==> flow/design.v <==
module mux #(parameter ADDR_WIDTH = 16) (
    output reg  [ADDR_WIDTH -1 :0] out,
    input  wire [ADDR_WIDTH -1 :0] a,
    input  wire [ADDR_WIDTH -1 :0] b,
    input  wire                    sel
);
always @(*) begin
    if (sel) begin
        out = a;
    end
    else begin
        out = b;
    end
end
endmodule
module demux #(parameter ADDR_WIDTH = 16) (
    output reg  [ADDR_WIDTH -1 :0] out1,
    output reg  [ADDR_WIDTH -1 :0] out2,
    input  wire [ADDR_WIDTH -1 :0] in,
    input  wire                    sel
);
always @(*) begin
    out1 = 'd0;
    out2 = 'd0;
    if (sel) begin
        out1 = in;
    end
    else begin
        out2 = in;
    end
end
endmodule
module RoundSaturate #(parameter    IN_WORD_LENGTH    = 9,  IN_INT_LENGTH    = 0, IN_FLOAT_LENGTH    = 8, 
                                    OUT_WORD_LENGTH   = 8, OUT_INT_LENGTH   = 0, OUT_FLOAT_LENGTH   = 7) (
    output reg  signed [OUT_WORD_LENGTH-1:0] i_round_saturated,
    output reg  signed [OUT_WORD_LENGTH-1:0] q_round_saturated,
    input  wire signed [IN_WORD_LENGTH -1:0] i_in,
    input  wire signed [IN_WORD_LENGTH -1:0] q_in
);
wire round_half_up_i;
wire round_half_up_q;
reg saturate_i;
reg saturate_q;
generate
    if (OUT_INT_LENGTH) begin
        assign round_half_up_i    = i_in[IN_FLOAT_LENGTH - OUT_FLOAT_LENGTH -1] && (~i_in[IN_FLOAT_LENGTH + OUT_INT_LENGTH -1 : IN_FLOAT_LENGTH - OUT_FLOAT_LENGTH ]);
        assign round_half_up_q    = q_in[IN_FLOAT_LENGTH - OUT_FLOAT_LENGTH -1] && (~q_in[IN_FLOAT_LENGTH + OUT_INT_LENGTH -1 : IN_FLOAT_LENGTH - OUT_FLOAT_LENGTH ]);
    end
    else begin
        assign round_half_up_i    = i_in[IN_FLOAT_LENGTH - OUT_FLOAT_LENGTH -1] && (~i_in[IN_FLOAT_LENGTH -1 : IN_FLOAT_LENGTH - OUT_FLOAT_LENGTH]); 
        assign round_half_up_q    = q_in[IN_FLOAT_LENGTH - OUT_FLOAT_LENGTH -1] && (~q_in[IN_FLOAT_LENGTH -1 : IN_FLOAT_LENGTH - OUT_FLOAT_LENGTH]);
    end
endgenerate
generate
        if (IN_INT_LENGTH>0 && OUT_INT_LENGTH >0) begin
            always @(*) begin                   
                i_round_saturated = round_half_up_i + {i_in[IN_WORD_LENGTH -1] ,    i_in[IN_FLOAT_LENGTH + OUT_INT_LENGTH -1 : IN_FLOAT_LENGTH ] ,   i_in[ IN_FLOAT_LENGTH -1 : IN_FLOAT_LENGTH - OUT_FLOAT_LENGTH ]};
                q_round_saturated = round_half_up_q + {q_in[IN_WORD_LENGTH -1] ,    q_in[IN_FLOAT_LENGTH + OUT_INT_LENGTH -1 : IN_FLOAT_LENGTH ] ,   q_in[ IN_FLOAT_LENGTH -1 : IN_FLOAT_LENGTH - OUT_FLOAT_LENGTH ]};
                if (i_in[IN_WORD_LENGTH -1]) begin
                    if (!(i_in[IN_FLOAT_LENGTH + IN_INT_LENGTH -1 : IN_FLOAT_LENGTH] == 'd0 || i_in[IN_INT_LENGTH  + IN_FLOAT_LENGTH -1 : IN_FLOAT_LENGTH + OUT_INT_LENGTH] == { ( IN_INT_LENGTH - OUT_INT_LENGTH ) {1'b1} }  )) begin
                        i_round_saturated = {i_in[IN_WORD_LENGTH -1] , { (OUT_WORD_LENGTH -1) {1'b0}} } ;
                    end
                end
                else begin
                    if (i_in[IN_INT_LENGTH  + IN_FLOAT_LENGTH -1 : IN_FLOAT_LENGTH + OUT_INT_LENGTH] ) begin
                       i_round_saturated [OUT_WORD_LENGTH -2:0] = { (OUT_WORD_LENGTH -1) {1'b1}} ;
                    end
                end
                if (q_in[IN_WORD_LENGTH -1]) begin
                    if ((!(q_in[IN_FLOAT_LENGTH + IN_INT_LENGTH -1 : IN_FLOAT_LENGTH] == 'd0 || q_in[IN_INT_LENGTH  + IN_FLOAT_LENGTH -1 : IN_FLOAT_LENGTH + OUT_INT_LENGTH] == { ( IN_INT_LENGTH - OUT_INT_LENGTH ) {1'b1} }  ))) begin
                        q_round_saturated = {q_in[IN_WORD_LENGTH -1] , { (OUT_WORD_LENGTH -1) {1'b0}} } ;
                    end
                end
                else begin
                    if (q_in[IN_INT_LENGTH + IN_FLOAT_LENGTH -1 : IN_FLOAT_LENGTH + OUT_INT_LENGTH]) begin
                       q_round_saturated [OUT_WORD_LENGTH -2:0] = { (OUT_WORD_LENGTH -1) {1'b1}};
                    end
                end 
                if (i_in == { (IN_WORD_LENGTH -1) {1'b1}}) begin
                    i_round_saturated = { (OUT_WORD_LENGTH -1) {1'b0}} ;
                end
                if (q_in == { (IN_WORD_LENGTH -1) {1'b1}}) begin
                    q_round_saturated = { (OUT_WORD_LENGTH -1) {1'b0}};
                end
            end
        end
        else if ((IN_INT_LENGTH>0) && (OUT_INT_LENGTH == 0)) begin
            always @(*) begin
                i_round_saturated = round_half_up_i + {i_in[IN_WORD_LENGTH -1] ,   i_in[ IN_FLOAT_LENGTH -1 : IN_FLOAT_LENGTH - OUT_FLOAT_LENGTH ]};
                q_round_saturated = round_half_up_q + {q_in[IN_WORD_LENGTH -1] ,   q_in[ IN_FLOAT_LENGTH -1 : IN_FLOAT_LENGTH - OUT_FLOAT_LENGTH ]};
                if (i_in[IN_WORD_LENGTH -1]) begin
                    if (!(&i_in[IN_FLOAT_LENGTH + IN_INT_LENGTH -1 : IN_FLOAT_LENGTH])) begin
                        i_round_saturated = {i_in[IN_WORD_LENGTH -1] , { (OUT_WORD_LENGTH -1) {1'b0}} };
                    end
                    if (&i_in[IN_FLOAT_LENGTH + IN_INT_LENGTH -1 : IN_FLOAT_LENGTH - OUT_FLOAT_LENGTH -1]) begin
                        i_round_saturated = { (OUT_WORD_LENGTH -1) {1'b0}};
                    end
                end
                else begin
                    if (i_in[IN_INT_LENGTH  + IN_FLOAT_LENGTH -1 : IN_FLOAT_LENGTH ]) begin
                       i_round_saturated [OUT_WORD_LENGTH -2:0] = { (OUT_WORD_LENGTH -1) {1'b1}}; 
                    end
                    if (&i_in[IN_FLOAT_LENGTH + IN_INT_LENGTH -1 : IN_FLOAT_LENGTH - OUT_FLOAT_LENGTH]) begin
                        i_round_saturated = { (OUT_WORD_LENGTH -1) {1'b1}};
                    end
                end
                if (q_in[IN_WORD_LENGTH -1]) begin
                    if (!(&q_in[IN_FLOAT_LENGTH + IN_INT_LENGTH -1 : IN_FLOAT_LENGTH])) begin
                        q_round_saturated = {q_in[IN_WORD_LENGTH -1] , { (OUT_WORD_LENGTH -1) {1'b0}} };
                    end
                    if (&q_in[IN_FLOAT_LENGTH + IN_INT_LENGTH -1 : IN_FLOAT_LENGTH - OUT_FLOAT_LENGTH -1]) begin
                        q_round_saturated = {(OUT_WORD_LENGTH -1){1'b0}};
                    end
                end
                else begin
                    if (q_in[IN_INT_LENGTH + IN_FLOAT_LENGTH -1 : IN_FLOAT_LENGTH]) begin
                       q_round_saturated [OUT_WORD_LENGTH -2:0] = { (OUT_WORD_LENGTH -1) {1'b1}};
                    end
                    if (&q_in[IN_FLOAT_LENGTH + IN_INT_LENGTH -1 : IN_FLOAT_LENGTH - OUT_FLOAT_LENGTH]) begin
                        q_round_saturated = {(OUT_WORD_LENGTH -1){1'b1}};
                    end
                end  
            end
        end
        else begin
            always @(*) begin
                i_round_saturated =   round_half_up_i +  {i_in[IN_WORD_LENGTH -1] ,i_in[ IN_FLOAT_LENGTH -1 : IN_FLOAT_LENGTH - OUT_FLOAT_LENGTH ]};
                q_round_saturated =   round_half_up_q +  {q_in[IN_WORD_LENGTH -1] ,q_in[ IN_FLOAT_LENGTH -1 : IN_FLOAT_LENGTH - OUT_FLOAT_LENGTH ]};
                if (&i_in[1+ IN_FLOAT_LENGTH -1 : IN_FLOAT_LENGTH - OUT_FLOAT_LENGTH -1]) begin
                    i_round_saturated = { (OUT_WORD_LENGTH -1) {1'b0}};
                end
                if (&q_in[1+ IN_FLOAT_LENGTH -1 : IN_FLOAT_LENGTH - OUT_FLOAT_LENGTH -1]) begin
                    q_round_saturated = { (OUT_WORD_LENGTH -1) {1'b0}};
                end
            end
        end
endgenerate
endmodule
module cmplx_mul #(parameter    IN1_WORD_LENGTH = 16, IN1_INT_LENGTH = 0, IN1_FLOAT_LENGTH = 15,         
                                IN2_WORD_LENGTH = 5,  IN2_INT_LENGTH = 0, IN2_FLOAT_LENGTH = 4,         
                                OUT_WORD_LENGTH = 12, OUT_INT_LENGTH = 0, OUT_FLOAT_LENGTH = 11 ) (     
    output wire signed [OUT_WORD_LENGTH-1:0]    out_i,
    output wire signed [OUT_WORD_LENGTH-1:0]    out_q,
    input  wire signed [IN1_WORD_LENGTH-1:0]    in1_i,
    input  wire signed [IN1_WORD_LENGTH-1:0]    in1_q,
    input  wire signed [IN2_WORD_LENGTH-1:0]    in2_i,
    input  wire signed [IN2_WORD_LENGTH-1:0]    in2_q
);
reg signed [1 + IN1_INT_LENGTH + IN2_INT_LENGTH + 2 + IN1_FLOAT_LENGTH + IN2_FLOAT_LENGTH -1:0] mul_i;
reg signed [1 + IN1_INT_LENGTH + IN2_INT_LENGTH + 2 + IN1_FLOAT_LENGTH + IN2_FLOAT_LENGTH -1:0] mul_q;
reg signed [IN2_WORD_LENGTH-1 +1 :0]    temp1;  
reg signed [IN1_WORD_LENGTH-1 +1 :0]    temp2;  
reg signed [IN1_WORD_LENGTH-1 +1 :0]    temp3;  
reg signed [1 + IN1_INT_LENGTH + IN2_INT_LENGTH + 1 + IN1_FLOAT_LENGTH + IN2_FLOAT_LENGTH -1:0]    temp11;  
reg signed [1 + IN1_INT_LENGTH + IN2_INT_LENGTH + 1 + IN1_FLOAT_LENGTH + IN2_FLOAT_LENGTH -1:0]    temp22; 
reg signed [1 + IN1_INT_LENGTH + IN2_INT_LENGTH + 1 + IN1_FLOAT_LENGTH + IN2_FLOAT_LENGTH -1:0]    temp33; 
always @(*) begin
        temp1 = in2_i + in2_q;
        temp2 = in1_i + in1_q;
        temp3 = in1_q - in1_i;
        temp11 = temp1 * in1_i;
        temp22 = temp2 * in2_q;
        temp33 = temp3 * in2_i;
        mul_i = temp11 - temp22;
        mul_q = temp11 + temp33;
end
RoundSaturate #(    .IN_WORD_LENGTH(1 + IN1_INT_LENGTH + IN2_INT_LENGTH + 2 + IN1_FLOAT_LENGTH + IN2_FLOAT_LENGTH) ,
                    .IN_INT_LENGTH(IN1_INT_LENGTH + IN2_INT_LENGTH + 2),
                    .IN_FLOAT_LENGTH(IN1_FLOAT_LENGTH + IN2_FLOAT_LENGTH),
                    .OUT_WORD_LENGTH(OUT_WORD_LENGTH), 
                    .OUT_INT_LENGTH(OUT_INT_LENGTH), 
                    .OUT_FLOAT_LENGTH(OUT_FLOAT_LENGTH) ) U0_RoundSaturate (
    .i_in(mul_i),
    .q_in(mul_q),
    .i_round_saturated(out_i),
    .q_round_saturated(out_q)
);
endmodule
module radix2 #(parameter   SAMPLE_WORD_LENGTH  = 8, SAMPLE_INT_LENGTH  = 0, SAMPLE_FLOAT_LENGTH  = 7, 
                            TWIDDLE_WORD_LENGTH = 8, TWIDDLE_INT_LENGTH = 0, TWIDDLE_FLOAT_LENGTH = 7) (
    output reg  signed [SAMPLE_WORD_LENGTH -1 :0] out1_i_reg,
    output reg  signed [SAMPLE_WORD_LENGTH -1 :0] out1_q_reg,
    output reg  signed [SAMPLE_WORD_LENGTH -1 :0] out2_i_reg,
    output reg  signed [SAMPLE_WORD_LENGTH -1 :0] out2_q_reg,
    input  wire signed [SAMPLE_WORD_LENGTH -1 :0] in1_i,
    input  wire signed [SAMPLE_WORD_LENGTH -1 :0] in1_q,
    input  wire signed [SAMPLE_WORD_LENGTH -1 :0] in2_i,
    input  wire signed [SAMPLE_WORD_LENGTH -1 :0] in2_q,
    input  wire signed [TWIDDLE_WORD_LENGTH-1 :0] twiddle1_i,
    input  wire signed [TWIDDLE_WORD_LENGTH-1 :0] twiddle1_q,
    input  wire signed [TWIDDLE_WORD_LENGTH-1 :0] twiddle2_i,
    input  wire signed [TWIDDLE_WORD_LENGTH-1 :0] twiddle2_q,
    input  wire                                   ff_en,
    input  wire                                   rst,
    input  wire                                   clk
);
reg  signed [SAMPLE_WORD_LENGTH+1 -1 :0] adder_i_out1,adder_q_out1,adder_i_out2,adder_q_out2;
wire signed [SAMPLE_WORD_LENGTH   -1 :0] out1_i,out1_q,out2_i,out2_q;
always @(posedge clk or negedge rst) begin
    if (!rst) begin
        out1_i_reg <= 'd0;
        out1_q_reg <= 'd0;
        out2_i_reg <= 'd0;
        out2_q_reg <= 'd0;
    end
    else begin
        if (ff_en) begin
            out1_i_reg <= out1_i;
            out1_q_reg <= out1_q;
            out2_i_reg <= out2_i;
            out2_q_reg <= out2_q;
        end
    end
end
always @(*) begin
    adder_i_out1  = in1_i + in2_i;
    adder_q_out1  = in1_q + in2_q;
    adder_i_out2  = in1_i - in2_i;
    adder_q_out2  = in1_q - in2_q;
end
cmplx_mul #(    .IN1_WORD_LENGTH(SAMPLE_WORD_LENGTH+1) , .IN1_INT_LENGTH(SAMPLE_INT_LENGTH+1) , .IN1_FLOAT_LENGTH(SAMPLE_FLOAT_LENGTH ) ,
                .IN2_WORD_LENGTH(TWIDDLE_WORD_LENGTH ) , .IN2_INT_LENGTH(TWIDDLE_INT_LENGTH ) , .IN2_FLOAT_LENGTH(TWIDDLE_FLOAT_LENGTH) ,
                .OUT_WORD_LENGTH(SAMPLE_WORD_LENGTH  ) , .OUT_INT_LENGTH(SAMPLE_INT_LENGTH  ) , .OUT_FLOAT_LENGTH(SAMPLE_FLOAT_LENGTH ) ) 
U1 (
    .out_i (out1_i),
    .out_q (out1_q),
    .in1_i (adder_i_out1),
    .in1_q (adder_q_out1),
    .in2_i (twiddle1_i),
    .in2_q (twiddle1_q)
);
cmplx_mul #(    .IN1_WORD_LENGTH(SAMPLE_WORD_LENGTH+1) , .IN1_INT_LENGTH(SAMPLE_INT_LENGTH+1) , .IN1_FLOAT_LENGTH(SAMPLE_FLOAT_LENGTH ) ,
                .IN2_WORD_LENGTH(TWIDDLE_WORD_LENGTH ) , .IN2_INT_LENGTH(TWIDDLE_INT_LENGTH ) , .IN2_FLOAT_LENGTH(TWIDDLE_FLOAT_LENGTH) ,
                .OUT_WORD_LENGTH(SAMPLE_WORD_LENGTH  ) , .OUT_INT_LENGTH(SAMPLE_INT_LENGTH  ) , .OUT_FLOAT_LENGTH(SAMPLE_FLOAT_LENGTH ) ) 
U2 (                    
    .out_i (out2_i),
    .out_q (out2_q),
    .in1_i (adder_i_out2),
    .in1_q (adder_q_out2),
    .in2_i (twiddle2_i),
    .in2_q (twiddle2_q)
);
endmodule
module fifo #(parameter WORD_LENGTH  = 8, FIFO_DEPTH = 8) (
    output reg  signed [WORD_LENGTH         -1 : 0] data_out,
    output wire                                     empty,
    output wire                                     full,
    output wire        [$clog2(FIFO_DEPTH)  -1 : 0] r_ptr_reg,
    output wire        [$clog2(FIFO_DEPTH)  -1 : 0] w_ptr_reg,
    input  wire signed [WORD_LENGTH         -1 : 0] data_in,
    input  wire                                     w_en,
    input  wire                                     r_en,
    input  wire                                     fft_done,
    input  wire                                     rst,
    input  wire                                     clk
);
localparam PTR_WIDTH = $clog2(FIFO_DEPTH)+1;
reg signed  [WORD_LENGTH -1 : 0] fifo [FIFO_DEPTH -1 : 0];
reg         [PTR_WIDTH   -1 : 0] w_ptr,w_ptr_temp;
reg         [PTR_WIDTH   -1 : 0] r_ptr,r_ptr_temp;
wire                             write;
wire                             read;
always @(posedge clk or negedge rst) begin
    if (!rst) begin
        data_out  <= 'd0;
        w_ptr_temp <= 'd0;
        r_ptr_temp <= 'd0;
    end
    else begin
        w_ptr_temp <= w_ptr;
        r_ptr_temp <= r_ptr;
        if (write) begin
            fifo[w_ptr_temp[PTR_WIDTH-2:0]] <= data_in;
        end
        if (read) begin
            data_out <= fifo[r_ptr_temp[PTR_WIDTH-2:0]];
        end
    end
end
always @(*) begin
    w_ptr = w_ptr_temp;
    r_ptr = r_ptr_temp;
    if (write) begin
        w_ptr = w_ptr_temp + 1'b1;
    end
    if (fft_done) begin
        r_ptr = 'd0;
    end else if (read) begin
        r_ptr = r_ptr_temp + 1'b1;
    end
end
assign full  = (w_ptr_temp[PTR_WIDTH-2:0] == r_ptr_temp[PTR_WIDTH-2:0]) &&  (w_ptr_temp[PTR_WIDTH-1] ^ r_ptr_temp[PTR_WIDTH-1]);
assign empty = (r_ptr_temp == w_ptr_temp);
assign write = w_en && !full;
assign read  = r_en && !empty;
assign w_ptr_reg = w_ptr_temp[$clog2(FIFO_DEPTH)-1 : 0];
assign r_ptr_reg = r_ptr_temp[$clog2(FIFO_DEPTH)-1 : 0];
endmodule
module twiddles #(parameter TWIDDLE_WORD_LENGTH = 8, TWIDDLE_INT_LENGTH = 0, TWIDDLE_FLOAT_LENGTH = 7) (
    output reg  signed  [TWIDDLE_WORD_LENGTH -1 : 0] twiddle_i_reg,
    output reg  signed  [TWIDDLE_WORD_LENGTH -1 : 0] twiddle_q_reg,
    input  wire         [3                   -1 : 0] address,
    input  wire         clk,
    input  wire         rst
);
reg signed [TWIDDLE_WORD_LENGTH -1 : 0] twiddle_i;
reg signed [TWIDDLE_WORD_LENGTH -1 : 0] twiddle_q;
always @(posedge clk or negedge rst) begin
    if (!rst) begin
        twiddle_i_reg <= 'd0;
        twiddle_q_reg <= 'd0;
    end
    else begin
        twiddle_i_reg <= twiddle_i;
        twiddle_q_reg <= twiddle_q;
    end
end
always @(*) begin
    case (address)
        'd0 :   begin 
                    twiddle_i = 8'b01111111; 
                    twiddle_q = 8'b00000000; 
                end
        'd1 :   begin
                    twiddle_i = 8'b01110110;  
                    twiddle_q = 8'b11001111;  
                end
        'd2 :   begin
                    twiddle_i = 8'b01011011;
                    twiddle_q = 8'b10100101;
                end 
        'd3 :   begin
                    twiddle_i = 8'b00110001;  
                    twiddle_q = 8'b10001010;  
                end
        'd4 :   begin
                    twiddle_i = 8'b00000000; 
                    twiddle_q = 8'b10000000; 
                end 
        'd5 :   begin
                    twiddle_i = 8'b11001111; 
                    twiddle_q = 8'b10001010; 
                end 
        'd6 :   begin
                    twiddle_i = 8'b10100101; 
                    twiddle_q = 8'b10100101; 
                end 
        'd7 :   begin
                    twiddle_i = 8'b10001010; 
                    twiddle_q = 8'b11001111; 
                end   
    endcase
end
endmodule
module ctrl #( parameter FIFO_DEPTH = 8) (
    output reg   [3                  -1:0]  twiddle_addr,
    output reg   [5                  -1:0]  counter_r,
    output reg                              fifo1_w_en,
    output reg                              fifo2_w_en,
    output reg                              twiddle_sel,
    output reg                              fifo1_r_en,
    output reg                              fifo2_r_en,
    output wire                             stage_num,
    output wire                             fft_done,
    output wire                             stage4,
    output wire                             idle,
    input  wire  [$clog2(FIFO_DEPTH)  -1:0] r_ptr1,
    input  wire  [$clog2(FIFO_DEPTH)  -1:0] r_ptr2,
    input  wire  [$clog2(FIFO_DEPTH)  -1:0] w_ptr1,
    input  wire  [$clog2(FIFO_DEPTH)  -1:0] w_ptr2,
    input  wire                             fft_strt,
    input  wire                             fifo1_full,
    input  wire                             fifo2_full,
    input  wire                             fifo1_empty,
    input  wire                             fifo2_empty,
    input  wire                             rst,
    input  wire                             clk
);
reg [3 -1 : 0] current_state,next_state;
reg [5 -1 : 0] counter;
reg [2 -1 : 0] stg2_counter,stg2_counter_r;
reg stage1_done, stage2_done, stage3_done, stage4_done ;
localparam  IDLE   = 3'b000,
            STAGE1 = 3'b001,
            STAGE2 = 3'b010,
            STAGE3 = 3'b011,
            STAGE4 = 3'b100;
always @(posedge clk or negedge rst) begin
    if (!rst) begin
        current_state  <= 'd0;
        counter_r      <= 'd0;
        stg2_counter_r <= 'd0;
    end
    else begin
        current_state  <= next_state;
        counter_r      <= counter;
        stg2_counter_r <= stg2_counter;
    end
end
always @(*) begin
    case (current_state)
        IDLE :      begin
                        if (fft_strt) begin
                            next_state = STAGE1;
                            counter = counter_r + 'd1;
                        end
                        else begin
                            next_state = IDLE;
                            counter    = 'd0;
                        end
                        stg2_counter   =  'd0;
                        twiddle_sel    = 1'b1;
                        twiddle_addr   =  'd0;
                        fifo1_w_en     =  'd0;
                        fifo2_w_en     =  'd0;
                        fifo1_r_en     =  'd0;
                        fifo2_r_en     =  'd0;
                        stage1_done    = 1'b0;
                        stage2_done    = 1'b0;
                        stage3_done    = 1'b0;
                        stage4_done    = 1'b0;
                    end
        STAGE1:     begin
                        stage1_done  = (w_ptr2 == 'd8);
                        stage2_done  = 1'b0;
                        stage3_done  = 1'b0;
                        stage4_done  = 1'b0;
                        twiddle_sel  = 1'b0;
                        stg2_counter =  'd0;
                        if (stage1_done) begin
                            next_state = STAGE2;
                            counter    = 'd31;
                        end
                        else begin
                            next_state = STAGE1;
                            counter    = counter_r + 1'b1;
                        end
                        if (counter_r[1:0] == 'd2) begin
                            twiddle_addr = 'd4;
                        end
                        else begin
                            twiddle_addr = 'd0;
                        end
                        fifo1_w_en  =  counter_r[1] && (w_ptr1 != 'd8);
                        fifo2_w_en  = ~counter_r[1] && (counter_r != 'd1);
                        fifo1_r_en  =  'd0;
                        fifo2_r_en  =  'd0; 
                    end
        STAGE2:     begin
                        stage1_done = 1'b0;
                        stage2_done = (r_ptr2 == 'd9) ;
                        stage3_done = 1'b0;
                        stage4_done = 1'b0;
                        if (stage2_done) begin
                            next_state = STAGE3;
                            counter    = 'd0;
                            stg2_counter = 'd0;
                        end
                        else begin
                            next_state = STAGE2;
                            counter    = counter_r + 1'b1;
                            if (stg2_counter_r < 'd3) begin  
                                stg2_counter = stg2_counter_r + 1'b1;
                            end
                            else begin
                                stg2_counter = stg2_counter_r;
                            end
                        end
                        case (counter_r[2:0])
                            'd3:  twiddle_addr = 'd0;
                            'd4:  twiddle_addr = 'd4;
                            'd5:  twiddle_addr = 'd2;
                            'd6:  twiddle_addr = 'd6; 
                            default: twiddle_addr = 'd0;
                        endcase
                        if (counter_r[2:0] > 'd5 ) begin
                            twiddle_sel  = ~counter_r[0];
                        end
                        else begin
                            twiddle_sel  = !(|counter_r[2:0]);
                        end
                        fifo1_w_en   = (counter_r[2:0] > 'd1) && (counter_r[2:0] < 'd6); 
                        fifo2_w_en   = ((counter_r[2:0] > 'd5) || (counter_r[2:0] < 'd2)) && (stg2_counter_r > 'd2);  
                        fifo1_r_en   =  counter_r[0];
                        fifo2_r_en   = ~counter_r[0];
                    end
        STAGE3:     begin
                        stage1_done  = 1'b0;
                        stage2_done  = 1'b0;
                        stage3_done  = (w_ptr2 == 'd7);
                        stage4_done  = 1'b0;
                        if (stage3_done) begin
                            next_state = STAGE4;
                            counter = 'd0;
                        end
                        else begin
                            next_state = STAGE3;
                            counter = counter_r + 'd1;
                        end
                        case (counter_r)
                            'd06:    twiddle_addr = 'd4;
                            'd07:    twiddle_addr = 'd2;
                            'd08:    twiddle_addr = 'd6;
                            'd09:    twiddle_addr = 'd1;
                            'd10:    twiddle_addr = 'd5;
                            'd11:    twiddle_addr = 'd3;
                            'd12:    twiddle_addr = 'd7;
                            default: twiddle_addr = 'd0;
                        endcase
                        stg2_counter =  'd0;
                        if (counter_r > 'd5) begin
                            twiddle_sel  = ~counter_r[0];
                        end 
                        else begin
                            twiddle_sel  = !(|counter_r);
                        end
                        fifo1_w_en   =  (counter_r < 'd8); 
                        fifo2_w_en   =  (counter_r > 'd7) && (counter_r < 'd16);
                        fifo1_r_en   =  counter_r[0];
                        fifo2_r_en   = ~counter_r[0];
                    end
        STAGE4:     begin
                        stage1_done  = 1'b0;
                        stage2_done  = 1'b0;
                        stage3_done  = 1'b0;
                        stage4_done  = (w_ptr2 == 'd0);
                        if (stage4_done) begin
                            next_state  = IDLE;
                            counter     = 'd0;
                        end
                        else begin
                            next_state  = STAGE4;
                            counter     = counter_r + 'd1;
                        end
                        twiddle_addr = 'd0;
                        twiddle_sel  = 'd0;
                        stg2_counter = 'd0;
                        fifo1_w_en   =  (counter_r < 'd8); 
                        fifo2_w_en   =  (counter_r > 'd7) && (counter_r < 'd16);
                        fifo1_r_en   =  counter_r[0];
                        fifo2_r_en   = ~counter_r[0];
                    end
        default:    begin
                        stage1_done  = 1'b0;
                        stage2_done  = 1'b0;
                        stage3_done  = 1'b0;
                        stage4_done  = 1'b0;
                        next_state   = IDLE;
                        counter      = 'd0;
                        twiddle_addr = 'd0;
                        twiddle_sel  = 'd0;
                        stg2_counter = 'd0;
                        fifo1_w_en   = 1'b0; 
                        fifo2_w_en   = 1'b0;
                        fifo1_r_en   = 1'b0;
                        fifo2_r_en   = 1'b0;
        end
    endcase
end
assign stage_num = (current_state[1] | current_state[2]);  
assign fft_done  = stage4_done;
assign stage4    = (current_state == STAGE4);
assign idle      = (current_state == IDLE);
endmodule
module fft #(parameter SAMPLE_WORD_LENGTH  = 8, SAMPLE_INT_LENGTH  = 0, SAMPLE_FLOAT_LENGTH  = 7, FIFO_DEPTH = 16) (
    output wire signed [SAMPLE_WORD_LENGTH -1 : 0]  fifo1_dout_i,
    output wire signed [SAMPLE_WORD_LENGTH -1 : 0]  fifo1_dout_q,
    output wire signed [SAMPLE_WORD_LENGTH -1 : 0]  fifo2_dout_i,
    output wire signed [SAMPLE_WORD_LENGTH -1 : 0]  fifo2_dout_q,
    input  wire signed [SAMPLE_WORD_LENGTH -1 : 0]  din_i,
    input  wire signed [SAMPLE_WORD_LENGTH -1 : 0]  din_q,
    input  wire                                     strt_pulse,
    input  wire                                     valid_in,
    input  wire                                     rst,
    input  wire                                     clk,
    output wire                                     idle,
    output wire                                     res_valid,
    output wire signed [SAMPLE_WORD_LENGTH -1 : 0]  res_i,
    output wire signed [SAMPLE_WORD_LENGTH -1 : 0]  res_q
);
localparam  TWIDDLE_WORD_LENGTH  = 8, 
            TWIDDLE_INT_LENGTH   = 0, 
            TWIDDLE_FLOAT_LENGTH = 7,
            PTR_WIDTH            = $clog2(FIFO_DEPTH);
wire in_sel;
wire signed [SAMPLE_WORD_LENGTH -1 :0] out1_i_reg;
wire signed [SAMPLE_WORD_LENGTH -1 :0] out1_q_reg;
wire signed [SAMPLE_WORD_LENGTH -1 :0] out2_i_reg;
wire signed [SAMPLE_WORD_LENGTH -1 :0] out2_q_reg;
wire signed [SAMPLE_WORD_LENGTH -1 :0] in1_i;
wire signed [SAMPLE_WORD_LENGTH -1 :0] in1_q;
wire signed [SAMPLE_WORD_LENGTH -1 :0] in2_i;
wire signed [SAMPLE_WORD_LENGTH -1 :0] in2_q;
wire signed [SAMPLE_WORD_LENGTH -1 :0] fifo1_din_i;
wire signed [SAMPLE_WORD_LENGTH -1 :0] fifo1_din_q;
wire signed [SAMPLE_WORD_LENGTH -1 :0] fifo2_din_i;
wire signed [SAMPLE_WORD_LENGTH -1 :0] fifo2_din_q;
reg  signed [SAMPLE_WORD_LENGTH -1 :0] din_i_r;
reg  signed [SAMPLE_WORD_LENGTH -1 :0] din_q_r;
wire signed [TWIDDLE_WORD_LENGTH-1 :0] twiddle1_i;
wire signed [TWIDDLE_WORD_LENGTH-1 :0] twiddle1_q;
wire signed [TWIDDLE_WORD_LENGTH-1 :0] twiddle2_i;
wire signed [TWIDDLE_WORD_LENGTH-1 :0] twiddle2_q;
wire signed [SAMPLE_WORD_LENGTH -1 :0] in_i,in_fb_i;
wire signed [SAMPLE_WORD_LENGTH -1 :0] in_q,in_fb_q;
reg valid_in_r,valid_in_r_r,valid_in_r_r_r,strt_pulse_r;
wire [5                  -1 : 0] counter;
wire [SAMPLE_WORD_LENGTH -1 : 0] temp_i, temp_q;
wire [PTR_WIDTH          -1 : 0] r_ptr1,r_ptr2,w_ptr1,w_ptr2;
mux #(.ADDR_WIDTH(SAMPLE_WORD_LENGTH)) mux_U3 (
    .out(in_fb_i),
    .a  (fifo2_dout_i),
    .b  (fifo1_dout_i),
    .sel(counter[0])
);
mux #(.ADDR_WIDTH(SAMPLE_WORD_LENGTH)) mux_U4 (
    .out(in_fb_q),
    .a  (fifo2_dout_q),
    .b  (fifo1_dout_q),
    .sel(counter[0])
);
wire stage_num;
mux #(.ADDR_WIDTH(SAMPLE_WORD_LENGTH)) mux_U5 (
    .out(in_i),
    .a  (in_fb_i),
    .b  (din_i_r),
    .sel(stage_num)
);
mux #(.ADDR_WIDTH(SAMPLE_WORD_LENGTH)) mux_U6 (
    .out(in_q),
    .a  (in_fb_q),
    .b  (din_q_r),
    .sel(stage_num)
);
demux #(.ADDR_WIDTH(SAMPLE_WORD_LENGTH)) demux_U0 (
    .out1(in2_i ),
    .out2(in1_i ),
    .in  (in_i ),
    .sel (counter[0])
);
demux #(.ADDR_WIDTH(SAMPLE_WORD_LENGTH)) demux_U1 (
    .out1(in2_q ),
    .out2(in1_q ),
    .in  (in_q  ),
    .sel (counter[0])
);
reg signed [TWIDDLE_WORD_LENGTH -1 : 0] twiddle1_i_r,twiddle1_q_r;
reg signed [SAMPLE_WORD_LENGTH  -1 : 0] in1_i_r,in1_q_r;
radix2 #(   .SAMPLE_WORD_LENGTH (SAMPLE_WORD_LENGTH), .SAMPLE_INT_LENGTH (SAMPLE_INT_LENGTH), .SAMPLE_FLOAT_LENGTH (SAMPLE_FLOAT_LENGTH),
            .TWIDDLE_WORD_LENGTH(TWIDDLE_WORD_LENGTH), .TWIDDLE_INT_LENGTH(TWIDDLE_INT_LENGTH), .TWIDDLE_FLOAT_LENGTH(TWIDDLE_FLOAT_LENGTH)) radix2_U0 (
    .out1_i_reg(out1_i_reg),
    .out1_q_reg(out1_q_reg),
    .out2_i_reg(out2_i_reg),
    .out2_q_reg(out2_q_reg),
    .in1_i     (in1_i_r),
    .in1_q     (in1_q_r),
    .in2_i     (in2_i),
    .in2_q     (in2_q),
    .twiddle1_i(twiddle1_i_r),
    .twiddle1_q(twiddle1_q_r),
    .twiddle2_i(twiddle2_i),
    .twiddle2_q(twiddle2_q),
    .ff_en     (counter[0]),
    .rst       (rst),
    .clk       (clk)
);
mux #(.ADDR_WIDTH(SAMPLE_WORD_LENGTH)) mux_U0 (
    .out(temp_i),
    .a  (out2_i_reg),
    .b  (out1_i_reg),
    .sel(counter[0])
);
mux #(.ADDR_WIDTH(SAMPLE_WORD_LENGTH)) mux_U1 (
    .out(temp_q),
    .a  (out2_q_reg ),
    .b  (out1_q_reg ),
    .sel(counter[0])
);
wire [SAMPLE_WORD_LENGTH*2 -1 : 0] fifo1_dout,fifo2_dout;
wire fifo1_full,fifo2_full,fifo1_w_en,fifo2_w_en,fifo1_r_en,fifo2_r_en,fifo1_empty,fifo2_empty;
demux #(.ADDR_WIDTH(SAMPLE_WORD_LENGTH)) demux_U2 (
    .out1(fifo1_din_i),
    .out2(fifo2_din_i),
    .in  (temp_i ),
    .sel (fifo1_w_en)
);
demux #(.ADDR_WIDTH(SAMPLE_WORD_LENGTH)) demux_U3 (
    .out1(fifo1_din_q),
    .out2(fifo2_din_q),
    .in  (temp_q ),
    .sel (fifo1_w_en)
);
wire fft_done;
fifo #(.WORD_LENGTH(2 * SAMPLE_WORD_LENGTH), .FIFO_DEPTH(FIFO_DEPTH)) fifo_U0 (
    .data_out  (fifo1_dout),
    .empty     (fifo1_empty),
    .full      (fifo1_full),
    .r_ptr_reg (r_ptr1),
    .w_ptr_reg (w_ptr1),
    .data_in   ({fifo1_din_i,fifo1_din_q}),
    .w_en      (fifo1_w_en && valid_in_r_r_r),
    .r_en      (fifo1_r_en),
    .fft_done  (fft_done),
    .rst       (rst),
    .clk       (clk)
); 
fifo #(.WORD_LENGTH(2 * SAMPLE_WORD_LENGTH), .FIFO_DEPTH(FIFO_DEPTH)) fifo_U1 (
    .data_out  (fifo2_dout),
    .empty     (fifo2_empty),
    .full      (fifo2_full),
    .r_ptr_reg (r_ptr2),
    .w_ptr_reg (w_ptr2),
    .data_in   ({fifo2_din_i,fifo2_din_q}),
    .w_en      (fifo2_w_en && valid_in_r_r_r),
    .r_en      (fifo2_r_en),
    .fft_done  (fft_done),
    .rst       (rst),
    .clk       (clk)
);
wire [TWIDDLE_WORD_LENGTH -1 : 0] twiddle_i_reg,twiddle_q_reg;
wire [3                   -1 : 0] address;
twiddles #(.TWIDDLE_WORD_LENGTH(TWIDDLE_WORD_LENGTH), .TWIDDLE_INT_LENGTH(TWIDDLE_INT_LENGTH), .TWIDDLE_FLOAT_LENGTH(TWIDDLE_FLOAT_LENGTH) ) twiddles_U0 (
    .twiddle_i_reg (twiddle_i_reg),
    .twiddle_q_reg (twiddle_q_reg),
    .address       (address),
    .clk           (clk),
    .rst           (rst)
);
wire            twiddle_sel;
wire            stage4;
ctrl #(.FIFO_DEPTH (FIFO_DEPTH)) ctrl_U0 (
    .twiddle_addr  (address),
    .counter_r     (counter),
    .fifo1_w_en    (fifo1_w_en),
    .fifo2_w_en    (fifo2_w_en),
    .r_ptr1        (r_ptr1),
    .r_ptr2        (r_ptr2),
    .w_ptr1        (w_ptr1),
    .w_ptr2        (w_ptr2),
    .twiddle_sel   (twiddle_sel),
    .fifo1_r_en    (fifo1_r_en),
    .fifo2_r_en    (fifo2_r_en),
    .stage_num     (stage_num),
    .stage4        (stage4),
    .idle          (idle),
    .fft_done      (fft_done),
    .fft_strt   (strt_pulse_r),
    .fifo1_full    (fifo1_full),
    .fifo2_full    (fifo2_full),
    .fifo1_empty   (fifo1_empty),
    .fifo2_empty   (fifo2_empty),
    .rst           (rst),
    .clk           (clk)
);
demux #(.ADDR_WIDTH(TWIDDLE_WORD_LENGTH)) demux_U4 (
    .out1(twiddle1_i ),
    .out2(twiddle2_i ),
    .in  (twiddle_i_reg),
    .sel (twiddle_sel)
);
demux #(.ADDR_WIDTH(TWIDDLE_WORD_LENGTH)) demux_U5 (
    .out1(twiddle1_q ),
    .out2(twiddle2_q ),
    .in  (twiddle_q_reg),
    .sel (twiddle_sel)
);
always @(posedge clk or negedge rst) begin
    if (!rst) begin
        twiddle1_i_r    <= 'd0;
        twiddle1_q_r    <= 'd0;
        in1_i_r         <= 'd0;
        in1_q_r         <= 'd0;
        din_i_r         <= 'd0;
        din_q_r         <= 'd0;
        valid_in_r      <= 'd0;
        valid_in_r_r    <= 'd0;
        valid_in_r_r_r  <= 'd0;
        strt_pulse_r    <= 'd0;
    end
    else begin
        if (twiddle_sel) begin
            twiddle1_i_r <= twiddle1_i;
            twiddle1_q_r <= twiddle1_q;
        end
        in1_i_r        <= in1_i;
        in1_q_r        <= in1_q;
        din_i_r        <= din_i;
        din_q_r        <= din_q;
        valid_in_r     <= valid_in;
        valid_in_r_r   <= valid_in_r;
        valid_in_r_r_r <= valid_in_r_r;
        strt_pulse_r   <= strt_pulse;
    end
end
assign fifo1_dout_i = $signed(fifo1_dout[2*SAMPLE_WORD_LENGTH -1 : SAMPLE_WORD_LENGTH]);
assign fifo1_dout_q = $signed(fifo1_dout[  SAMPLE_WORD_LENGTH -1 : 0                 ]);
assign fifo2_dout_i = $signed(fifo2_dout[2*SAMPLE_WORD_LENGTH -1 : SAMPLE_WORD_LENGTH]);
assign fifo2_dout_q = $signed(fifo2_dout[  SAMPLE_WORD_LENGTH -1 : 0                 ]);
assign res_valid = stage4 && valid_in_r_r_r && ((fifo1_w_en && !fifo1_full) || (fifo2_w_en && !fifo2_full));
assign res_i     = temp_i;
assign res_q     = temp_q;
endmodule
module fft16 (
    input  wire              clk,
    input  wire              rst_n,
    input  wire              start,
    input  wire signed [8:0] din_i,
    input  wire signed [8:0] din_q,
    output wire              ready,
    output wire              dout_valid,
    output wire signed [8:0] dout_i,
    output wire signed [8:0] dout_q
);
wire signed [8:0] fifo1_dout_i, fifo1_dout_q, fifo2_dout_i, fifo2_dout_q;
fft #(.SAMPLE_WORD_LENGTH(9), .SAMPLE_INT_LENGTH(0), .SAMPLE_FLOAT_LENGTH(8), .FIFO_DEPTH(16)) u_fft (
    .fifo1_dout_i (fifo1_dout_i),
    .fifo1_dout_q (fifo1_dout_q),
    .fifo2_dout_i (fifo2_dout_i),
    .fifo2_dout_q (fifo2_dout_q),
    .din_i        (din_i),
    .din_q        (din_q),
    .strt_pulse   (start),
    .valid_in     (1'b1),
    .rst          (rst_n),
    .clk          (clk),
    .idle         (ready),
    .res_valid    (dout_valid),
    .res_i        (dout_i),
    .res_q        (dout_q)
);
endmodule
=== Reports on fft16 ===
The steps from the RTL of fft16 to its reports follow in flow order.
Line numbers count from 1 in the design file above.
Operators: Yosys type, input widths -> output width; for muxes data width and select width s.
Library cell names are shortened.
The mark n/a stands for no value.

* Top module: fft16
* Clock: clk
* Cell library: sky130hd
* Library corner: tt_025C_1v80

=== Elaborated design ===
Counts by Yosys on the flattened word-level netlist (proc, flatten, opt, wreduce). Print and check cells are left out.
Yosys's memory passes give these memory sizes; they may raise the number of words (mostly to a power of two), join words into wider ones and drop unused or constant bits.

* Bitwise logic cells: 9
* Reductions and logical operators: 89
* Mux-type cells: 69
* Equal/unequal tests: 82
* $lt $le $gt $ge: 10
* $mul: 6
* Add/subtract/negate cells: 25

{| class="wikitable"
|+ Operators with widths
! cell !! number
|-
| $mul 11x8->18 || 4
|-
| $pmux 18 s16 || 2
|-
| $mul 9x10->18 || 2
|-
| $mux 9 || 30
|-
| $eq 4x4->1 const B || 32
|-
| $reduce_and 3->1 || 36
|-
| $eq 4x3->1 const B || 16
|-
| $reduce_and 12->1 || 4
|-
| $mux 8 || 6
|-
| $mux 5 || 9
|-
| $reduce_and 11->1 || 4
|-
| $add 18x18->19 || 2
|-
| $sub 18x18->19 || 2
|-
| $add 1x9->9 || 4
|-
| $logic_and 1x8->1 || 4
|-
| $eq 4x2->1 const B || 8
|-
| $not 8->8 || 4
|-
| $add 5x1->5 const B || 6
|-
| $eq 5x4->1 const B || 5
|-
| $pmux 5 s5 || 1
|-
| $add 10x10->11 || 2
|-
| $sub 10x10->11 || 2
|-
| $pmux 3 s7 || 1
|-
| $add 9x9->10 || 2
|-
| $sub 9x9->10 || 2
|-
| $add 8x8->9 || 2
|-
| $pmux 3 s3 || 2
|-
| $logic_and 1x1->1 || 17
|}

Other operator kinds: 38; their cells: 79.

* Memories: 1
* Clocked read ports x word width: 15
* ROM bits: 120
* Input port bits: 21
* Output and inout port bits: 20
* Flip-flop bits (word level): 742
* Cells after elaboration: 347

{| class="wikitable"
|+ Memories
! memory !! depth !! width !! rd ports !! write ports !! RTL line !! text
|-
| (name not given) || 8 || 15 || 1 || 0 || 319 || <nowiki>case (address)</nowiki>
|}

=== Longest topological paths ===
Longest topological path by Yosys (ltp), each cell counted once; first at word level (registers and memories cut), then after technology mapping (sequential cells cut; the memories' decode and read muxes count).

* Word-level depth: 14
* ABC_AREA: 0
* Depth in mapped cells: 55
* Depth with buffers taken out: 51

=== After synthesis ===
Source: synth_stat.txt of the flow (Yosys; design flattened, memories mapped). It holds for the ABC_AREA given above (unset counts as 0); a run with the other value may have another netlist.
The area totals of this step are shown rounded.

{| class="wikitable"
|+ Cell types
! type !! number
|-
| edfxtp_1 || 576
|-
| fa_1 || 410
|-
| ha_1 || 394
|-
| dfrtp_1 || 168
|-
| inv_1 || 659
|-
| xnor2_1 || 197
|-
| nand2_1 || 374
|-
| nor2_1 || 368
|-
| a22oi_1 || 126
|-
| a21oi_1 || 170
|-
| and2_1 || 132
|-
| xor2_1 || 90
|-
| o21ai_0 || 145
|-
| a22o_1 || 69
|-
| a221oi_1 || 68
|-
| clkbuf_1 || 135
|-
| nand2b_1 || 59
|-
| nand4_1 || 54
|}

Not listed: further types 89, cells in them 627.

* Area of sequential cells: 21,500 µm²
* Standard cells after synthesis: 4,821
* Flip-flops: 744
* Buffers: 153
* Synthesis area: 52,900 µm²

By module: a second synthesis without flattening, with its own total; a netlist apart from the flattened one above.

* Cell total of the unflattened synthesis: 5,352
* Area total of the unflattened synthesis: 58,300 µm²

Each row is one instance without its submodules.

{| class="wikitable"
|+ By module
! module !! area (µm²) !! times used !! cells
|-
| fifo || 12,430 || 2 || 772
|-
| cmplx_mul || 12,250 || 2 || 1,467
|-
| radix2 || 2,879 || 1 || 291
|-
| fft || 1,684 || 1 || 80
|-
| RoundSaturate || 624.3 || 2 || 88
|-
| ctrl #(FIFO_DEPTH=16) || 929.6 || 1 || 114
|-
| mux #(ADDR_WIDTH=9) || 146.4 || 6 || 10
|-
| twiddles || 553.0 || 1 || 42
|-
| demux #(ADDR_WIDTH=9) || 133.9 || 4 || 19
|-
| demux #(ADDR_WIDTH=8) || 118.9 || 2 || 17
|-
| fft16 || 3.8 || 1 || 1
|}

=== Timing after synthesis ===
Source: OpenSTA report_checks on the synthesized netlist (no wires, ideal clock, input and output delay 20% of the period each), path of least setup slack; recovery checks are left aside. Register names are those of the netlist, which keeps one name where synthesis merged equal registers.

* Path kind: reg2reg
* Start: register u_fft.ctrl_U0.counter_r[0]
* End: register u_fft.radix2_U0.out2_q_reg[7]
* Required time: 9,901 ps
* Path delay: 10,955 ps
* Path buffers: 5
* Stages on the path: 49
* Setup slack: -956 ps
* Clock period: 10,000 ps
* Time at the first pin: 0 ps
* Arrival time: 10,856 ps
* Synthesis period reached: 10,956 ps

"path delay" = arrival - input delay + setup time.
"stages on the path" counts driving pins, that of a launching flip-flop among them; a cell with two outputs on the path counts twice.
"synthesis period reached" = period - worst setup slack (recovery checks aside). The figure is calculated, with input and output delays left at 20% of the set period.
The rows between start and end are the longest chain of elaborated cells between them; the timing report does not say that the signal goes this way. Where chains are equally long, one stands for them.
Each line given opens the expression or statement behind the cell; cells for indexed reads and writes are added by Yosys, which also makes memories of some case tables.

* Cell sequence: dfrtp_1 -> buf_6 -> inv_1 -> clkbuf_1 -> clkbuf_1 -> ha_1 -> nor2b_1 -> a211o_1 -> a21oi_1 -> clkbuf_1 -> buf_1 -> nand2_1 -> inv_1 -> ha_1 -> fa_1 -> a21o_1 -> a21oi_1 -> nor2_1 -> [13 not listed] -> a21oi_1 -> ha_1 -> nor2_1 -> a31o_2 -> a31oi_2 -> a21o_1 -> maj3_2 -> a21o_2 -> and4_4 -> o21ai_0 -> nor2_1 -> nor2_1 -> ha_1 -> nand3_2 -> a2111oi_0 -> a211oi_2 -> xnor2_1 -> a311oi_1
* Cells in the longest elaborated chain: 14
* Elaborated cells between the ends (all ways): 37
* Classes of those cells: 6 x add/sub; 2 x mul; 2 x compare; 16 x mux; 2 x logic; 9 x reduce/logical

{| class="wikitable"
|+ Ends and longest elaborated chain, after synthesis
! item !! RTL line !! text
|-
| start: declaration || 357 || <nowiki>output reg   [5                  -1:0]  counter_r,</nowiki>
|-
| start: assignment || 391 || <nowiki>counter_r      <= 'd0;</nowiki>
|-
| start: assignment || 396 || <nowiki>counter_r      <= counter;</nowiki>
|-
| $reduce_or 5->1 || 515 || <nowiki>twiddle_sel  = !(|counter_r);</nowiki>
|-
| $logic_not 1->1 || 515 ||
|-
| $mux 1 || 511 || <nowiki>if (counter_r > 'd5) begin</nowiki>
|-
| $pmux 1 s3 || 401 || <nowiki>case (current_state)</nowiki>
|-
| $mux 8 || 25 || <nowiki>if (sel) begin</nowiki>
|-
| $add 8x8->9 || 158 || <nowiki>temp1 = in2_i + in2_q;</nowiki>
|-
| $mul 9x10->18 || 161 || <nowiki>temp11 = temp1 * in1_i;</nowiki>
|-
| $add 18x18->19 || 165 || <nowiki>mul_q = temp11 + temp33;</nowiki>
|-
| $not 8->8 || 51 || <nowiki>assign round_half_up_q    = q_in[IN_FLOAT_LENGTH - OUT_FLOAT_LENGTH -1] && (~q_in[IN_FLOAT_LENGTH -1 : IN_FLOA ...</nowiki>
|-
| $logic_and 1x8->1 || 51 ||
|-
| $add 1x9->9 || 90 || <nowiki>q_round_saturated = round_half_up_q + {q_in[IN_WORD_LENGTH -1] ,   q_in[ IN_FLOAT_LENGTH -1 : IN_FLOAT_LENGTH ...</nowiki>
|-
| $mux 8 || 116 || <nowiki>if (q_in[IN_INT_LENGTH + IN_FLOAT_LENGTH -1 : IN_FLOAT_LENGTH]) begin</nowiki>
|-
| $mux 9 || 119 || <nowiki>if (&q_in[IN_FLOAT_LENGTH + IN_INT_LENGTH -1 : IN_FLOAT_LENGTH - OUT_FLOAT_LENGTH]) begin</nowiki>
|-
| $mux 9 || 107 || <nowiki>if (q_in[IN_WORD_LENGTH -1]) begin</nowiki>
|-
| end: assignment || 204 || <nowiki>out2_q_reg <= 'd0;</nowiki>
|-
| end: assignment || 211 || <nowiki>out2_q_reg <= out2_q;</nowiki>
|-
| end: declaration || 184 || <nowiki>output reg  signed [SAMPLE_WORD_LENGTH -1 :0] out2_q_reg,</nowiki>
|}

=== Worst path after layout ===
Path of least setup slack in the final report of record 2 (OpenROAD, finished layout, wires in). Where an end is a register, its clock arrival counts in the times.
The path's times are printed in steps of 10 ps; the period is the one set.

* Path kind: reg2reg
* Start: register u_fft.ctrl_U0.current_state[2]
* End: register u_fft.radix2_U0.out1_q_reg[7]
* Path buffers: 4
* Time at the first pin: 630 ps
* Required time: 10,550 ps
* Arrival time: 10,230 ps
* Stages on the path: 45
* Setup slack: 320 ps
* Clock period: 10,000 ps

The rows between start and end are the longest chain of elaborated cells between them; the timing report does not say that the signal goes this way. Where chains are equally long, one stands for them.

* Cell sequence: dfrtp_2 -> nor2_4 -> buf_6 -> nand2_1 -> a21oi_2 -> ha_2 -> fa_2 -> buf_4 -> fa_1 -> nor2b_1 -> o21a_1 -> o21ai_1 -> a21oi_2 -> nor2_2 -> xnor2_2 -> buf_4 -> buf_4 -> and2_1 -> [9 not listed] -> a21oi_2 -> xnor2_2 -> ha_2 -> or3_4 -> nor3_4 -> o31a_1 -> xnor2_2 -> and2_4 -> a21boi_2 -> ha_2 -> nand3b_1 -> mux2i_2 -> o311ai_4 -> or4b_1 -> nand4_1 -> xor2_1 -> a21oi_1 -> a21oi_1
* Cells in the longest elaborated chain: 13
* Elaborated cells between the ends (all ways): 23
* Classes of those cells: 5 x add/sub; 2 x mul; 9 x mux; 2 x logic; 5 x reduce/logical

{| class="wikitable"
|+ Ends and longest elaborated chain, post-layout
! item !! RTL line !! text
|-
| start: declaration || 379 || <nowiki>reg [3 -1 : 0] current_state,next_state;</nowiki>
|-
| start: assignment || 390 || <nowiki>current_state  <= 'd0;</nowiki>
|-
| start: assignment || 395 || <nowiki>current_state  <= next_state;</nowiki>
|-
| $or 1x1->1 || 560 || <nowiki>assign stage_num = (current_state[1] | current_state[2]);</nowiki>
|-
| $mux 9 || 8 || <nowiki>if (sel) begin</nowiki>
|-
| $mux 9 || 25 || <nowiki>if (sel) begin</nowiki>
|-
| $add 9x9->10 || 217 || <nowiki>adder_q_out1  = in1_q + in2_q;</nowiki>
|-
| $sub 10x10->11 || 160 || <nowiki>temp3 = in1_q - in1_i;</nowiki>
|-
| $mul 11x8->18 || 163 || <nowiki>temp33 = temp3 * in2_i;</nowiki>
|-
| $add 18x18->19 || 165 || <nowiki>mul_q = temp11 + temp33;</nowiki>
|-
| $not 8->8 || 51 || <nowiki>assign round_half_up_q    = q_in[IN_FLOAT_LENGTH - OUT_FLOAT_LENGTH -1] && (~q_in[IN_FLOAT_LENGTH -1 : IN_FLOA ...</nowiki>
|-
| $logic_and 1x8->1 || 51 ||
|-
| $add 1x9->9 || 90 || <nowiki>q_round_saturated = round_half_up_q + {q_in[IN_WORD_LENGTH -1] ,   q_in[ IN_FLOAT_LENGTH -1 : IN_FLOAT_LENGTH ...</nowiki>
|-
| $mux 8 || 116 || <nowiki>if (q_in[IN_INT_LENGTH + IN_FLOAT_LENGTH -1 : IN_FLOAT_LENGTH]) begin</nowiki>
|-
| $mux 9 || 119 || <nowiki>if (&q_in[IN_FLOAT_LENGTH + IN_INT_LENGTH -1 : IN_FLOAT_LENGTH - OUT_FLOAT_LENGTH]) begin</nowiki>
|-
| $mux 9 || 107 || <nowiki>if (q_in[IN_WORD_LENGTH -1]) begin</nowiki>
|-
| end: assignment || 202 || <nowiki>out1_q_reg <= 'd0;</nowiki>
|-
| end: assignment || 209 || <nowiki>out1_q_reg <= out1_q;</nowiki>
|-
| end: declaration || 182 || <nowiki>output reg  signed [SAMPLE_WORD_LENGTH -1 :0] out1_q_reg,</nowiki>
|}

Memo
Re: implementation data of fft16

Top module fft16; platform sky130hd; tools Yosys and OpenROAD; 6 stored runs in no particular order. Input and output delays are each 20% of the period that was set; the output load is 0.01 pF.
"achieved period" means the clock period less the worst setup slack. The figure is calculated, with input and output delays left at 20% of the set period.
By "critical path time" is meant the share of the clock period that the worst setup path is allowed (20% is reserved at inputs, 20% at outputs), minus its slack. Clock arrival times at its registers enter into it.
"critical path time" is given in steps of 10 ps.
Measured values are rounded.

=== Record 1 ===
{| class="wikitable"
! Setting !! Value
|-
| ABC_AREA || 1
|-
| CAP_MARGIN || 10
|-
| CELL_PAD_IN_SITES_DETAIL_PLACEMENT || 1
|-
| CELL_PAD_IN_SITES_GLOBAL_PLACEMENT || 2
|-
| CORE_MARGIN || 6
|-
| CORE_UTILIZATION || 56
|-
| MIN_ROUTING_LAYER || met1
|-
| PLACE_DENSITY_LB_ADDON || 0.23
|-
| SETUP_SLACK_MARGIN || 0.24
|-
| SLEW_MARGIN || 25
|-
| period_ns || 7.15
|}
No results, placement failed with FLW-0024.

=== Record 2 ===
{| class="wikitable"
! Setting !! Value
|-
| CAP_MARGIN || 35
|-
| CORE_ASPECT_RATIO || 1.08
|-
| period_ns || 10.0
|-
| CORE_MARGIN || 2
|-
| CORE_UTILIZATION || 40
|-
| SLEW_MARGIN || 20
|-
! Result !! Value
|-
| Post-route setup TNS || 0 ps
|-
| Final design utilization || 49.3%
|-
| Critical path time || 9,680 ps
|-
| Type of the worst setup path || reg2reg
|-
| Smallest hold slack || 352 ps
|-
| Yosys chip area after synthesis || 52,900 µm²
|-
| Setup slack of the worst path || 324 ps
|-
| Achieved period || 9,676 ps
|-
| Standard-cell area of the final layout || 64,640 µm²
|-
| Total die area || 135,200 µm²
|}

=== Record 3 ===
{| class="wikitable"
! Setting !! Value
|-
| CORE_ASPECT_RATIO || 0.86
|-
| CORE_MARGIN || 9
|-
| CORE_UTILIZATION || 34
|-
| CTS_CLUSTER_SIZE || 83
|-
| GPL_ROUTABILITY_DRIVEN || 1
|-
| HOLD_SLACK_MARGIN || 0.1
|-
| PLACE_DENSITY_LB_ADDON || 0.08
|-
| period_ns || 17.0
|-
| CAP_MARGIN || 20
|-
| SLEW_MARGIN || 20
|-
! Result !! Value
|-
| Critical path time || 12,410 ps
|-
| Type of the worst setup path || reg2reg
|-
| Achieved period || 12,408 ps
|-
| Yosys chip area after synthesis || 52,900 µm²
|-
| Final design utilization || 38.4%
|-
| Total die area || 170,200 µm²
|-
| Post-route setup TNS || 0 ps
|-
| Smallest hold slack || 356 ps
|-
| Standard-cell area of the final layout || 59,000 µm²
|-
| Setup slack of the worst path || 4,592 ps
|}

=== Record 4 ===
{| class="wikitable"
! Setting !! Value
|-
| CORE_UTILIZATION || 56
|-
| period_ns || 9.91
|-
| CAP_MARGIN || 20
|-
| CORE_MARGIN || 2
|-
| SLEW_MARGIN || 20
|-
! Result !! Value
|-
| Achieved period || 9,699 ps
|-
| Smallest hold slack || 354 ps
|-
| Critical path time || 9,700 ps
|-
| Type of the worst setup path || reg2reg
|-
| Yosys chip area after synthesis || 52,900 µm²
|-
| Post-route setup TNS || 0 ps
|-
| Setup slack of the worst path || 211 ps
|-
| Standard-cell area of the final layout || 64,220 µm²
|-
| Final design utilization || 68.7%
|-
| Total die area || 96,950 µm²
|}

=== Record 5 ===
{| class="wikitable"
! Setting !! Value
|-
| ABC_AREA || 1
|-
| CAP_MARGIN || 35
|-
| CELL_PAD_IN_SITES_DETAIL_PLACEMENT || 2
|-
| CORE_MARGIN || 8
|-
| CORE_UTILIZATION || 28
|-
| GPL_ROUTABILITY_DRIVEN || 1
|-
| GPL_TIMING_DRIVEN || 1
|-
| HOLD_SLACK_MARGIN || 0.02
|-
| MAX_ROUTING_LAYER || met4
|-
| MIN_ROUTING_LAYER || met2
|-
| PLACE_DENSITY_LB_ADDON || 0.28
|-
| SETUP_SLACK_MARGIN || 2.27
|-
| SLEW_MARGIN || 0
|-
| period_ns || 13.9
|-
! Result !! Value
|-
| Critical path time || 11,150 ps
|-
| Type of the worst setup path || reg2reg
|-
| Final design utilization || 32.2%
|-
| Post-route setup TNS || 0 ps
|-
| Yosys chip area after synthesis || 54,610 µm²
|-
| Setup slack of the worst path || 2,752 ps
|-
| Standard-cell area of the final layout || 62,620 µm²
|-
| Achieved period || 11,148 ps
|-
| Smallest hold slack || 350 ps
|-
| Total die area || 209,400 µm²
|}

=== Record 6 ===
{| class="wikitable"
! Setting !! Value
|-
| ABC_AREA || 1
|-
| CAP_MARGIN || 15
|-
| CELL_PAD_IN_SITES_GLOBAL_PLACEMENT || 1
|-
| CORE_ASPECT_RATIO || 0.92
|-
| CORE_UTILIZATION || 37
|-
| CTS_CLUSTER_DIAMETER || 225
|-
| CTS_CLUSTER_SIZE || 82
|-
| GPL_TIMING_DRIVEN || 0
|-
| MAX_ROUTING_LAYER || met4
|-
| MIN_ROUTING_LAYER || met2
|-
| SLEW_MARGIN || 10
|-
| TNS_END_PERCENT || 20
|-
| period_ns || 13.9
|-
| CORE_MARGIN || 2
|-
! Result !! Value
|-
| Critical path time || 12,950 ps
|-
| Type of the worst setup path || reg2reg
|-
| Final design utilization || 40.0%
|-
| Setup slack of the worst path || 952 ps
|-
| Standard-cell area of the final layout || 58,740 µm²
|-
| Total die area || 150,700 µm²
|-
| Post-route setup TNS || 0 ps
|-
| Yosys chip area after synthesis || 54,610 µm²
|-
| Smallest hold slack || 392 ps
|-
| Achieved period || 12,948 ps
|}
